==> flow/design.v <==
module aluCPU(
    input [15:0] data1,  
    input [15:0] data2,  
    input [1:0] sel,  
    output reg [15:0] result
); 
    parameter [1:0] 
        SUM = 2'b00,
        SUB = 2'b01,
        MUL = 2'b10;
    reg [31:0] mul_full;  
    always @(*) begin
        case(sel)
            SUM: begin
                result = data1 + data2;
            end
            SUB: begin
                result = data1 - data2;
            end
            MUL: begin
                mul_full = $signed(data1) * $signed(data2);  
                result = mul_full[15:0];  
            end
            default: result = 16'd0;  
        endcase 
    end 
endmodule 
module memoryCPU (
    input clock,
    input reset,  
    input regWrite,               
    input [3:0] write_reg_addr,   
    input [15:0] write_data,      
    input [3:0] read_reg_addr_1, 
    input [3:0] read_reg_addr_2, 
    output [15:0] read_data_1,    
    output [15:0] read_data_2     
);
    reg [15:0] register [0:15];  
    integer i;
    always @ (posedge clock or negedge reset) begin
        if (~reset) begin
            for (i = 0; i < 16; i = i + 1) begin
                register[i] <= 16'd0;
            end
        end
        else if (regWrite) begin   
            register[write_reg_addr] <= write_data;
        end
    end
    assign read_data_1 = register[read_reg_addr_1]; 
    assign read_data_2 = register[read_reg_addr_2];
endmodule
module lcd_controller (
    input clk,
    input reset_n,           
    input rst_n,             
    input start,            
    input [2:0] opcode,     
    input [3:0] reg_idx,    
    input signed [15:0] value, 
    output reg [7:0] lcd_data,
    output reg lcd_rs,      
    output wire lcd_rw,      
    output reg lcd_en,      
    output wire lcd_on,     
    output wire lcd_blon    
);
    assign lcd_rw = 1'b0; 
    assign lcd_on   = (state != STATE_IDLE);
    assign lcd_blon = (state != STATE_IDLE);
    localparam STATE_IDLE = 0, STATE_INIT = 1, STATE_READY = 2, 
               STATE_WRITE_LINE1 = 3, STATE_LINE2_ADDR = 4, STATE_WRITE_LINE2 = 5;
    reg [3:0] state; 
    reg [5:0] char_index; 
    reg [19:0] counter;
    reg wait_flag;
    reg [2:0] op_store;
    reg [3:0] reg_store;
    reg signed [15:0] val_store;
    reg first_boot; 
    reg [15:0] unsigned_val;
    reg is_negative;
    reg [3:0] digit_10000, digit_1000, digit_100, digit_10, digit_1;
    reg prev_reset_n;        
    reg system_active;       
    function [7:0] init_cmds(input [5:0] idx);
        case(idx)
            6'd0: init_cmds = 8'h38;
            6'd1: init_cmds = 8'h38;
            6'd2: init_cmds = 8'h0C;
            6'd3: init_cmds = 8'h01;
            6'd4: init_cmds = 8'h06;
            default: init_cmds = 8'h00;
        endcase
    endfunction
    function [39:0] get_op_string(input [2:0] op);
        case(op)
            3'b000: get_op_string = "LOAD ";
            3'b001: get_op_string = "ADD  ";
            3'b010: get_op_string = "ADDI ";
            3'b011: get_op_string = "SUB  ";
            3'b100: get_op_string = "SUBI ";
            3'b101: get_op_string = "MUL  ";
            3'b110: get_op_string = "CLEAR";
            3'b111: get_op_string = "DPL  ";
            default: get_op_string = "ERR  ";
        endcase
    endfunction
    always @(posedge clk) begin
      if (!rst_n) begin
        system_active <= 0;
        prev_reset_n <= 1;
        state <= STATE_IDLE;
        lcd_en <= 0;
      end else begin
        prev_reset_n <= reset_n;
        if (prev_reset_n == 1'b1 && reset_n == 1'b0) begin
            system_active <= ~system_active; 
        end
        if (system_active == 1'b0) begin
            state <= STATE_IDLE;
            lcd_en <= 0;
            wait_flag <= 0;
            counter <= 0;
            char_index <= 0;
            first_boot <= 1;  
        end 
        else begin
            if (state == STATE_IDLE) begin
                state <= STATE_INIT;
                char_index <= 0;
                wait_flag <= 0;
                first_boot <= 1;
            end
            else if (wait_flag) begin
                if (counter < 20'd2000) begin 
                    counter <= counter + 1;
                    if (counter == 20'd40) lcd_en <= 0; 
                end else begin
                    wait_flag <= 0;
                    counter <= 0;
                end
            end else begin
                case (state)
                    STATE_INIT: begin
                        lcd_rs <= 0;
                        lcd_data <= init_cmds(char_index);
                        lcd_en <= 1; 
                        wait_flag <= 1;
                        if (char_index < 4) 
                            char_index <= char_index + 1;
                        else begin
                            char_index <= 0;
                            op_store <= 3'b000;
                            reg_store <= 4'b0000;
                            val_store <= 16'd0;
                            unsigned_val <= 16'd0;
                            is_negative <= 0;
                            state <= STATE_WRITE_LINE1; 
                        end
                    end
                    STATE_READY: begin
                        if (start) begin
                            op_store <= opcode;
                            reg_store <= reg_idx;
                            val_store <= value;
                            if (value < 0) begin
                                is_negative <= 1;
                                unsigned_val <= -value;
                            end else begin
                                is_negative <= 0;
                                unsigned_val <= value;
                            end
                            lcd_rs <= 0;
                            lcd_data <= 8'h01; 
                            lcd_en <= 1;
                            wait_flag <= 1;
                            state <= STATE_WRITE_LINE1;
                            char_index <= 0;
                        end
                    end
                    STATE_WRITE_LINE1: begin
                        digit_10000 <= (unsigned_val / 10000) % 10;
                        digit_1000  <= (unsigned_val / 1000) % 10;
                        digit_100   <= (unsigned_val / 100) % 10;
                        digit_10    <= (unsigned_val / 10) % 10;
                        digit_1     <= (unsigned_val) % 10;
                        lcd_rs <= 1;
                        lcd_en <= 1;
                        wait_flag <= 1;
                        if (char_index < 5) begin
                            if (first_boot)
                                lcd_data <= " "; 
                            else
                                lcd_data <= get_op_string(op_store) >> (8 * (4 - char_index));
                        end 
                        else begin
                            if (op_store == 3'b110 && !first_boot) begin
                                lcd_data <= " ";
                            end else begin
                                if (char_index == 5) lcd_data <= " ";
                                else if (char_index == 6) lcd_data <= "[";
                                else if (char_index >= 7 && char_index <= 10) 
                                    lcd_data <= reg_store[10 - char_index] ? "1" : "0";
                                else if (char_index == 11) lcd_data <= "]";
                            end
                        end
                        if (char_index < 11)
                            char_index <= char_index + 1;
                        else begin
                            char_index <= 0;
                            if (op_store == 3'b110 && !first_boot) begin
                                state <= STATE_READY;
                            end else begin
                                state <= STATE_LINE2_ADDR;
                            end
                        end
                    end
                    STATE_LINE2_ADDR: begin
                        lcd_rs <= 0;
                        lcd_data <= 8'hC0;
                        lcd_en <= 1;
                        wait_flag <= 1;
                        state <= STATE_WRITE_LINE2;
                    end
                    STATE_WRITE_LINE2: begin
                        lcd_rs <= 1;
                        lcd_en <= 1;
                        wait_flag <= 1;
                        case(char_index)
                            0: lcd_data <= is_negative ? "-" : "+";
                            1: lcd_data <= 8'h30 + digit_10000;
                            2: lcd_data <= 8'h30 + digit_1000;
                            3: lcd_data <= 8'h30 + digit_100;
                            4: lcd_data <= 8'h30 + digit_10;
                            5: lcd_data <= 8'h30 + digit_1;
                        endcase
                        if (char_index < 5)
                            char_index <= char_index + 1;
                        else begin
                            first_boot <= 0;
                            state <= STATE_READY;
                        end
                    end
                endcase
            end
        end
      end
    end
endmodule
module miniCPU (
    input [17:0] switches,  
    input ligar,       
    input enviar,      
    input clk,         
    input rst_n,       
    output [7:0] LCD_DATA,
    output LCD_RS,
    output LCD_RW,
    output LCD_EN,
    output LCD_ON,
    output LCD_BLON
);
    wire [2:0] opcode = switches [17:15];
    wire [3:0] reg_dest = switches [14:11];
    wire [3:0] reg_input1 = switches[10:7];
    wire [3:0] reg_input2 = switches [6:3];
    wire signal = switches[6];
    wire [15:0] imediato_module = {10'd0, switches[5:0]};
    wire [15:0] imediato = (signal) ? (-imediato_module) : imediato_module;
    wire [15:0] mem_read_data1;
    wire [15:0] mem_read_data2;
    wire [15:0] alu_result;
    reg write_enable;
    reg [15:0] mem_write;
    reg [1:0] alu_selector;
    reg [15:0] alu_input_2;
    reg soft_reset; 
    wire memory_reset_signal = ligar & ~soft_reset;  
    parameter [2:0] LOAD = 3'b000, ADD = 3'b001, ADDI = 3'b010, SUB = 3'b011,
                    SUBI = 3'b100, MUL = 3'b101, CLEAR = 3'b110, DISPLAY = 3'b111;                   
    memoryCPU Memo (
        .clock(clk),
        .reset(memory_reset_signal),
        .regWrite(write_enable),
        .write_reg_addr(reg_dest),
        .write_data(mem_write),
        .read_reg_addr_1(reg_input1),
        .read_reg_addr_2(reg_input2),
        .read_data_1(mem_read_data1),
        .read_data_2(mem_read_data2)
    );
    aluCPU ALU (
        .data1(mem_read_data1),
        .data2(alu_input_2),
        .sel(alu_selector),
        .result(alu_result)
    );
    reg lcd_start_signal;
    reg [15:0] lcd_value_reg;
    reg [3:0] lcd_reg_idx;
    wire [3:0] current_lcd_reg_idx = (opcode == DISPLAY) ? reg_input1 : reg_dest;
    reg [15:0] current_lcd_value;
    lcd_controller LCD (
        .clk(clk),
        .reset_n(ligar),
        .rst_n(rst_n),
        .start(lcd_start_signal),
        .opcode(opcode),
        .reg_idx(lcd_reg_idx),   
        .value(lcd_value_reg),  
        .lcd_data(LCD_DATA),
        .lcd_rs(LCD_RS),
        .lcd_rw(LCD_RW),
        .lcd_en(LCD_EN),
        .lcd_on(LCD_ON),
        .lcd_blon(LCD_BLON)
    );
    always @(*) begin
        if (opcode == LOAD)
            current_lcd_value = imediato;
        else if (opcode == DISPLAY)
            current_lcd_value = mem_read_data1;
        else
            current_lcd_value = alu_result;
    end
    reg [2:0] state;
    parameter [2:0] IDLE = 3'd0, EXECUTE = 3'd1, WRITE = 3'd2, WAIT_RELEASE = 3'd3;                 
    always @(posedge clk or negedge ligar) begin 
        if (~ligar) begin
            state <= IDLE;
            write_enable <= 0;
            soft_reset <= 0;
            lcd_start_signal <= 0;
        end
        else begin
            case(state)
                IDLE: begin  
                    write_enable <= 0;
                    soft_reset <= 0;
                    lcd_start_signal <= 0;  
                    if (!enviar) begin
                        state <= EXECUTE;
                    end
                end
                EXECUTE: begin  
                    state <= WRITE;
                end
                WRITE: begin  
                    lcd_start_signal <= 1;  
                    if (opcode == CLEAR) begin
                        soft_reset <= 1;
                        write_enable <= 0;
                    end
                    else if (opcode != DISPLAY) begin
                        write_enable <= 1;
                    end
                    state <= WAIT_RELEASE;
                end
                WAIT_RELEASE: begin  
                    write_enable <= 0;  
                    soft_reset <= 0;  
                    lcd_start_signal <= 0;  
                    if (enviar) begin  
                        state <= IDLE;  
                    end
                end
            endcase
        end
    end
    always @(posedge clk) begin
        if (state == EXECUTE) begin
            case(opcode)
                ADD: begin alu_selector <= 2'b00; alu_input_2 <= mem_read_data2; end
                ADDI: begin alu_selector <= 2'b00; alu_input_2 <= imediato; end
                SUB: begin alu_selector <= 2'b01; alu_input_2 <= mem_read_data2; end
                SUBI: begin alu_selector <= 2'b01; alu_input_2 <= imediato; end
                MUL: begin alu_selector <= 2'b10; alu_input_2 <= imediato; end
                default: begin alu_selector <= 2'b00; alu_input_2 <= 16'd0; end
            endcase
        end
        if (state == WRITE) begin
            lcd_reg_idx <= current_lcd_reg_idx;
            lcd_value_reg <= current_lcd_value;
            if (opcode != CLEAR && opcode != DISPLAY) begin
                if (opcode == LOAD)
                    mem_write <= imediato;
                else
                    mem_write <= alu_result;
            end
        end
    end
endmodule
======== From RTL to reports: miniCPU ========
What the tools print for miniCPU, step after step.
Lines are those of the file above, counted from 1.
Operators: Yosys type, input widths -> output width; for muxes data width and select width s.
Not given: n/a
inputs
  design top .............................. miniCPU
  clock input ............................. clk
  library ................................. sky130hd
  timing corner ........................... tt_025C_1v80

======== After elaboration ========
Source: Yosys, flattened and elaborated. Widths are those after wreduce. Print and check cells do not count. Equal cells are merged and count once.
Yosys's memory passes give these memory sizes; they may raise the number of words (mostly to a power of two), join words into wider ones and drop unused or constant bits.
cells by class
  bitwise gates (word level) .............. 7
  $mul .................................... 1
  muxes and demuxes ....................... 85
  divide/modulo/power cells ............... 9
  magnitude comparators ................... 7
  shift-type cells ........................ 2
  equal/unequal tests ..................... 99
  reductions and logical operators ........ 62
  $add $sub $neg .......................... 13
operator list
  operator                count
  $mod 32x4->32 const B   4
  $pmux 16 s16            2
  $div 16x14->32 const B  1
  $div 16x10->32 const B  1
  $mux 40                 7
  $mul 16x16->16          1
  $div 16x7->32 const B   1
  $div 16x4->32 const B   1
  $mod 16x4->32 const B   1
  $mux 16                 7
  $eq 4x4->1 const B      24
  $pmux 16 s2             2
  $mux 8                  8
  $mux 20                 3
  $eq 4x3->1 const B      14
  $pmux 16 s3             1
  $pmux 8 s6              1
  $pmux 6 s4              2
  $reduce_and 2->1        20
  $shr 40x32->8           1
  $pmux 8 s5              1
  $add 6x4->7 const A     5
  $eq 4x2->1 const B      8
  $shiftx 4x32->1         1
  $mux 6                  5
  $mux 4                  7
  $ne 2x2->1 const B      11
  $mux 3                  7
Other operator kinds: 61; their cells: 138.
storage and ports
  output and inout bits ................... 13
  bits in writable memories ............... 0
  bits in latches ......................... 0
  word width x clocked read ports ......... 23
  memories ................................ 1
  register bits ........................... 404
  memory bits (read-only) ................. 184
  input port bits ......................... 22
memories
  memory           depth  bits a word  rd ports  wr ports  line  source
  (no name shown)  8      23           1         0         98    case(op)

======== Logic depth ========
Depth = most cells in a row (Yosys ltp): at word level without a register or memory, in the mapped netlist without a sequential cell, where the memories' decode and read muxes count.
logic depth
  depth in word-level cells ............... 11
  ABC_AREA ................................ 0
  gate-level depth with buffers ........... 45
  depth with buffers taken out ............ 41

======== After synthesis ========
Source: synth_stat.txt of the flow (Yosys; design flattened, memories mapped). It holds for the ABC_AREA given above (unset counts as 0); a run with the other value may have another netlist.
The area totals of this step are shown rounded.
cell types
  cell                       count
  sky130_fd_sc_hd__dfrtp_1   262
  sky130_fd_sc_hd__edfxtp_1  134
  sky130_fd_sc_hd__mux2_2    266
  sky130_fd_sc_hd__fa_1      80
  sky130_fd_sc_hd__a22oi_1   201
  sky130_fd_sc_hd__ha_1      107
  sky130_fd_sc_hd__nand2_1   306
  sky130_fd_sc_hd__a21oi_1   218
  sky130_fd_sc_hd__xnor2_1   124
  sky130_fd_sc_hd__nor2_1    276
  sky130_fd_sc_hd__o21ai_0   180
  sky130_fd_sc_hd__clkbuf_1  203
  sky130_fd_sc_hd__and2_1    103
  sky130_fd_sc_hd__inv_1     164
  sky130_fd_sc_hd__nand3_1   103
  sky130_fd_sc_hd__dfxtp_1   25
  sky130_fd_sc_hd__xor2_1    51
  sky130_fd_sc_hd__nor3_1    85
Not listed: further types 103, cells in them 1004.
synthesis totals
  mapped flip-flops ....................... 422
  cells in the netlist .................... 3,892
  chip area (Yosys) ....................... 0.035 mm2
  sequential part of the area ............. 0.011 mm2
The figures by module come from a second, unflattened synthesis with its own total; it is not the netlist above.
unflattened totals
  cell total of the unflattened synthesis .. 4,035
  area total of the unflattened synthesis .. 0.036 mm2
Rows give one instance, submodules left out.
by module
  module          instances  sequential area (mm2)  area (mm2)  cells
  lcd_controller  1          0.0029                 0.014       1,954
  memoryCPU       1          0.0064                 0.014       1,204
  aluCPU          1          0                      0.0053      670
  miniCPU         1          0.0018                 0.0028      207

======== Worst setup path after synthesis ========
OpenSTA on the mapped netlist: ideal clock, no wires. The path of least setup slack (recovery checks aside). Input and output delay are each 20% of the period. Register names are those of the netlist, which keeps one name where synthesis merged equal registers.
path post-synthesis
  kind .................................... input-to-reg
  from .................................... input switches[8]
  to ...................................... register lcd_value_reg[15]
  time at the first pin ................... 4.000 ns
  path delay .............................. 6.842 ns
  clock period ............................ 20.0 ns
  data required time ...................... 19.733 ns
  slack ................................... 9.159 ns
  arrival time ............................ 10.575 ns
  stages .................................. 32
  buffers on the path ..................... 3
  input delay ............................. 4.000 ns
  synthesis period reached ................ 10.841 ns
"path delay" is the arrival time less input delay plus setup time.
"stages": output pins that drive a net of the path, with the launching flip-flop's if there is one; two outputs of one cell count as two.
"synthesis period reached" is the clock period less the worst setup slack; recovery checks do not enter. This is arithmetic on one report: input and output delays are still those of the set period (20% each).
The rows between start and end are the longest chain of elaborated cells between them; the timing report does not say that the signal goes this way. Where chains are equally long, one stands for them.
Each line given opens the expression or statement behind the cell; cells for indexed reads and writes are added by Yosys, which also makes memories of some case tables.
on the way, post-synthesis
  path through ............................ sky130_fd_sc_hd__clkbuf_1 sky130_fd_sc_hd__nand2b_1 sky130_fd_sc_hd__nor3_1 sky130_fd_sc_hd__clkbuf_1 sky130_fd_sc_hd__a22oi_1 sky130_fd_sc_hd__nand4_1 sky130_fd_sc_hd__o22a_1 sky130_fd_sc_hd__clkbuf_1 sky130_fd_sc_hd__nand2_1 sky130_fd_sc_hd__fa_1 sky130_fd_sc_hd__inv_1 sky130_fd_sc_hd__fa_1 sky130_fd_sc_hd__ha_1 sky130_fd_sc_hd__inv_1 sky130_fd_sc_hd__fa_1 sky130_fd_sc_hd__fa_1 sky130_fd_sc_hd__fa_1 sky130_fd_sc_hd__inv_1 sky130_fd_sc_hd__ha_1 sky130_fd_sc_hd__inv_1 sky130_fd_sc_hd__o21bai_1 sky130_fd_sc_hd__a21oi_1 sky130_fd_sc_hd__o21bai_1 sky130_fd_sc_hd__a21oi_1 sky130_fd_sc_hd__o21bai_1 sky130_fd_sc_hd__a21o_1 sky130_fd_sc_hd__a21oi_1 sky130_fd_sc_hd__xnor2_1 sky130_fd_sc_hd__a22oi_1 sky130_fd_sc_hd__nand2_1 sky130_fd_sc_hd__o21ai_0 sky130_fd_sc_hd__o21ai_0
  cells in the longest elaborated chain ... 6
ends and longest elaborated chain, post-synthesis
  item             line  source
  start, declared  253   input [17:0] switches,
  $eq 4x4->1       51    assign read_data_1 = register[read_reg_addr_1];
  $pmux 16 s16     51
  $mul 16x16->16   21    mul_full = $signed(data1) * $signed(data2);
  $pmux 16 s3      13    case(sel)
  $mux 16          323   else if (opcode == DISPLAY)
  $mux 16          321   if (opcode == LOAD)
  end, assigned    385   lcd_value_reg <= current_lcd_value;
  end, declared    301   reg [15:0] lcd_value_reg;

======== Timing after layout ========
Path of least setup slack in the final report of run B (OpenROAD, finished layout, wires in). Where an end is a register, its clock arrival counts in the times.
path after layout
  kind .................................... reg-to-reg
  from .................................... register LCD.unsigned_val[13]
  to ...................................... register LCD.digit_10[3]
  data required time ...................... 16.55 ns
  stages .................................. 35
  arrival time ............................ 11.93 ns
  time at the first pin ................... 0.59 ns
  buffers on the path ..................... 1
  slack ................................... 4.62 ns
  clock period ............................ 16.2 ns
The rows between start and end are the longest chain of elaborated cells between them; the timing report does not say that the signal goes this way. Where chains are equally long, one stands for them.
A register here has more assigning lines than the two given.
on the way, after layout
  path through ............................ sky130_fd_sc_hd__edfxtp_1 sky130_fd_sc_hd__buf_4 sky130_fd_sc_hd__nor2_4 sky130_fd_sc_hd__inv_2 sky130_fd_sc_hd__ha_1 sky130_fd_sc_hd__nor2b_1 sky130_fd_sc_hd__a22oi_1 sky130_fd_sc_hd__o221a_2 sky130_fd_sc_hd__a211oi_1 sky130_fd_sc_hd__inv_1 sky130_fd_sc_hd__ha_1 sky130_fd_sc_hd__nor2b_1 sky130_fd_sc_hd__a21oi_1 sky130_fd_sc_hd__o2111a_1 sky130_fd_sc_hd__a31oi_1 sky130_fd_sc_hd__o21ai_0 sky130_fd_sc_hd__a211o_1 sky130_fd_sc_hd__a21oi_1 sky130_fd_sc_hd__nor2_1 sky130_fd_sc_hd__a221oi_4 sky130_fd_sc_hd__nand2_1 sky130_fd_sc_hd__o21ai_0 sky130_fd_sc_hd__a221oi_1 sky130_fd_sc_hd__a211oi_1 sky130_fd_sc_hd__o21ai_1 sky130_fd_sc_hd__o41ai_1 sky130_fd_sc_hd__a21oi_1 sky130_fd_sc_hd__a22oi_1 sky130_fd_sc_hd__or3b_1 sky130_fd_sc_hd__a221o_1 sky130_fd_sc_hd__a211o_1 sky130_fd_sc_hd__a211o_1 sky130_fd_sc_hd__a221o_1 sky130_fd_sc_hd__nor2b_1 sky130_fd_sc_hd__xnor2_1
  cells in the longest elaborated chain ... 2
ends and longest elaborated chain, after layout
  item             line  source
  start, declared  82    reg [15:0] unsigned_val;
  start, assigned  170   unsigned_val <= -value;
  start, assigned  173   unsigned_val <= value;
  $div 16x4->32    187   digit_10    <= (unsigned_val / 10) % 10;
  $mod 32x4->32    187
  end, assigned    187
  end, declared    84    reg [3:0] digit_10000, digit_1000, digit_100, digit_10, digit_1;

Subject: miniCPU on sky130hd, stored results

Hello all,

Below are 4 stored runs of the flow (Yosys, OpenROAD; platform sky130hd) on miniCPU, each with its settings and what was measured, unordered. Constraints: input delay and output delay 20% of the set period each, output load 0.01 pF.
"period reached": clock period set for the run, less the worst setup slack. It is reckoned from that one timing run; input and output delays stay at 20% of the period that was set.
"worst path time" = time allowed to the worst setup path (clock period - input delay - output delay, where it has them) - its slack; a late launch clock adds to it, a late capture clock takes from it.
By "power" is meant OpenSTA's value without simulated activity: inputs other than the clock are taken to toggle once in ten clock periods, and the tool carries that through the logic.
Values from the reports are rounded here.

======== run A ========
==> flow/run.sh <==
#!/bin/bash
# the make line also repeats the synthesis and layout settings of config.mk as NAME=value (left out here)
make -C /OpenROAD-flow-scripts/flow DESIGN_CONFIG=/design/flow/config.mk WORK_HOME=/design/flow/orfs CLKGATE_MAP_FILE= finish
==> flow/config.mk <==
export PLATFORM = sky130hd
export DESIGN_NAME = miniCPU
export DESIGN_NICKNAME = miniCPU
export VERILOG_FILES = /design/flow/design.v
export SDC_FILE = /design/flow/constraint.sdc
export NUM_CORES = 4
export LEC_CHECK = 0
export ABC_AREA = 1
export CAP_MARGIN = 40
export CELL_PAD_IN_SITES_DETAIL_PLACEMENT = 1
export CELL_PAD_IN_SITES_GLOBAL_PLACEMENT = 2
export CORE_ASPECT_RATIO = 0.57
export CORE_MARGIN = 10
export CORE_UTILIZATION = 30
export CTS_CLUSTER_SIZE = 85
export GPL_ROUTABILITY_DRIVEN = 0
export GPL_TIMING_DRIVEN = 0
export HOLD_SLACK_MARGIN = 0.06
export MAX_ROUTING_LAYER = met4
export MIN_ROUTING_LAYER = met2
export PLACE_DENSITY_LB_ADDON = 0.17
export SETUP_SLACK_MARGIN = 3.3
export SLEW_MARGIN = 5
export TNS_END_PERCENT = 55
==> flow/constraint.sdc <==
create_clock -name core_clock -period 17.1 [get_ports {clk}]
set_input_delay 3.4200 -clock core_clock [delete_from_list [all_inputs] [get_ports {clk}]]
set_output_delay 3.4200 -clock core_clock [all_outputs]
set_load 0.01 [all_outputs]

-------- run A --------
  not finished: routing ended with error GRT-0116

======== run B ========
==> flow/run.sh <==
#!/bin/bash
# the make line also repeats the synthesis and layout settings of config.mk as NAME=value (left out here)
make -C /OpenROAD-flow-scripts/flow DESIGN_CONFIG=/design/flow/config.mk WORK_HOME=/design/flow/orfs CLKGATE_MAP_FILE= finish
==> flow/config.mk <==
export PLATFORM = sky130hd
export DESIGN_NAME = miniCPU
export DESIGN_NICKNAME = miniCPU
export VERILOG_FILES = /design/flow/design.v
export SDC_FILE = /design/flow/constraint.sdc
export NUM_CORES = 4
export LEC_CHECK = 0
export CAP_MARGIN = 20
export CELL_PAD_IN_SITES_GLOBAL_PLACEMENT = 1
export CORE_ASPECT_RATIO = 0.67
export CORE_MARGIN = 2
export CORE_UTILIZATION = 33
export CTS_CLUSTER_SIZE = 72
export PLACE_DENSITY = 0.41
export SETUP_SLACK_MARGIN = 1.03
export SLEW_MARGIN = 30
==> flow/constraint.sdc <==
create_clock -name core_clock -period 16.2 [get_ports {clk}]
set_input_delay 3.2400 -clock core_clock [delete_from_list [all_inputs] [get_ports {clk}]]
set_output_delay 3.2400 -clock core_clock [all_outputs]
set_load 0.01 [all_outputs]

-------- measured, run B --------
  post-synthesis cell area ................ 0.035 mm2
  area inside the die boundary ............ 0.11 mm2
  standard-cell area of the final layout .. 0.039 mm2
  utilization ............................. 37%
  worst setup slack after layout .......... 4.6 ns
  setup TNS ............................... 0.000 ns
  power ................................... 5.1 mW
  period reached .......................... 11.580 ns
  worst path time ......................... 11.58 ns
  critical path kind ...................... reg-to-reg

======== run C ========
==> flow/run.sh <==
#!/bin/bash
# the make line also repeats the synthesis and layout settings of config.mk as NAME=value (left out here)
make -C /OpenROAD-flow-scripts/flow DESIGN_CONFIG=/design/flow/config.mk WORK_HOME=/design/flow/orfs CLKGATE_MAP_FILE= finish
==> flow/config.mk <==
export PLATFORM = sky130hd
export DESIGN_NAME = miniCPU
export DESIGN_NICKNAME = miniCPU
export VERILOG_FILES = /design/flow/design.v
export SDC_FILE = /design/flow/constraint.sdc
export NUM_CORES = 4
export LEC_CHECK = 0
export CAP_MARGIN = 20
export CORE_MARGIN = 2
export CORE_UTILIZATION = 40
export SLEW_MARGIN = 20
==> flow/constraint.sdc <==
create_clock -name core_clock -period 12.1 [get_ports {clk}]
set_input_delay 2.4200 -clock core_clock [delete_from_list [all_inputs] [get_ports {clk}]]
set_output_delay 2.4200 -clock core_clock [all_outputs]
set_load 0.01 [all_outputs]

-------- measured, run C --------
  post-synthesis cell area ................ 0.035 mm2
  area inside the die boundary ............ 0.09 mm2
  standard-cell area of the final layout .. 0.038 mm2
  utilization ............................. 44%
  worst setup slack after layout .......... 0.98 ns
  setup TNS ............................... 0.000 ns
  power ................................... 6.5 mW
  period reached .......................... 11.117 ns
  worst path time ......................... 11.12 ns
  critical path kind ...................... reg-to-reg

======== run D ========
==> flow/run.sh <==
#!/bin/bash
# the make line also repeats the synthesis and layout settings of config.mk as NAME=value (left out here)
make -C /OpenROAD-flow-scripts/flow DESIGN_CONFIG=/design/flow/config.mk WORK_HOME=/design/flow/orfs CLKGATE_MAP_FILE= finish
==> flow/config.mk <==
export PLATFORM = sky130hd
export DESIGN_NAME = miniCPU
export DESIGN_NICKNAME = miniCPU
export VERILOG_FILES = /design/flow/design.v
export SDC_FILE = /design/flow/constraint.sdc
export NUM_CORES = 4
export LEC_CHECK = 0
export CAP_MARGIN = 0
export CELL_PAD_IN_SITES_GLOBAL_PLACEMENT = 2
export CORE_ASPECT_RATIO = 1.19
export CORE_MARGIN = 6
export CORE_UTILIZATION = 56
export CTS_CLUSTER_SIZE = 60
export GPL_ROUTABILITY_DRIVEN = 1
export GPL_TIMING_DRIVEN = 1
export HOLD_SLACK_MARGIN = 0.07
export MAX_ROUTING_LAYER = met4
export MIN_ROUTING_LAYER = met2
export PLACE_DENSITY_LB_ADDON = 0.24
export SLEW_MARGIN = 15
==> flow/constraint.sdc <==
create_clock -name core_clock -period 21.1 [get_ports {clk}]
set_input_delay 4.2200 -clock core_clock [delete_from_list [all_inputs] [get_ports {clk}]]
set_output_delay 4.2200 -clock core_clock [all_outputs]
set_load 0.01 [all_outputs]

-------- run D --------
  not finished: placement ended with error FLW-0024

Thanks
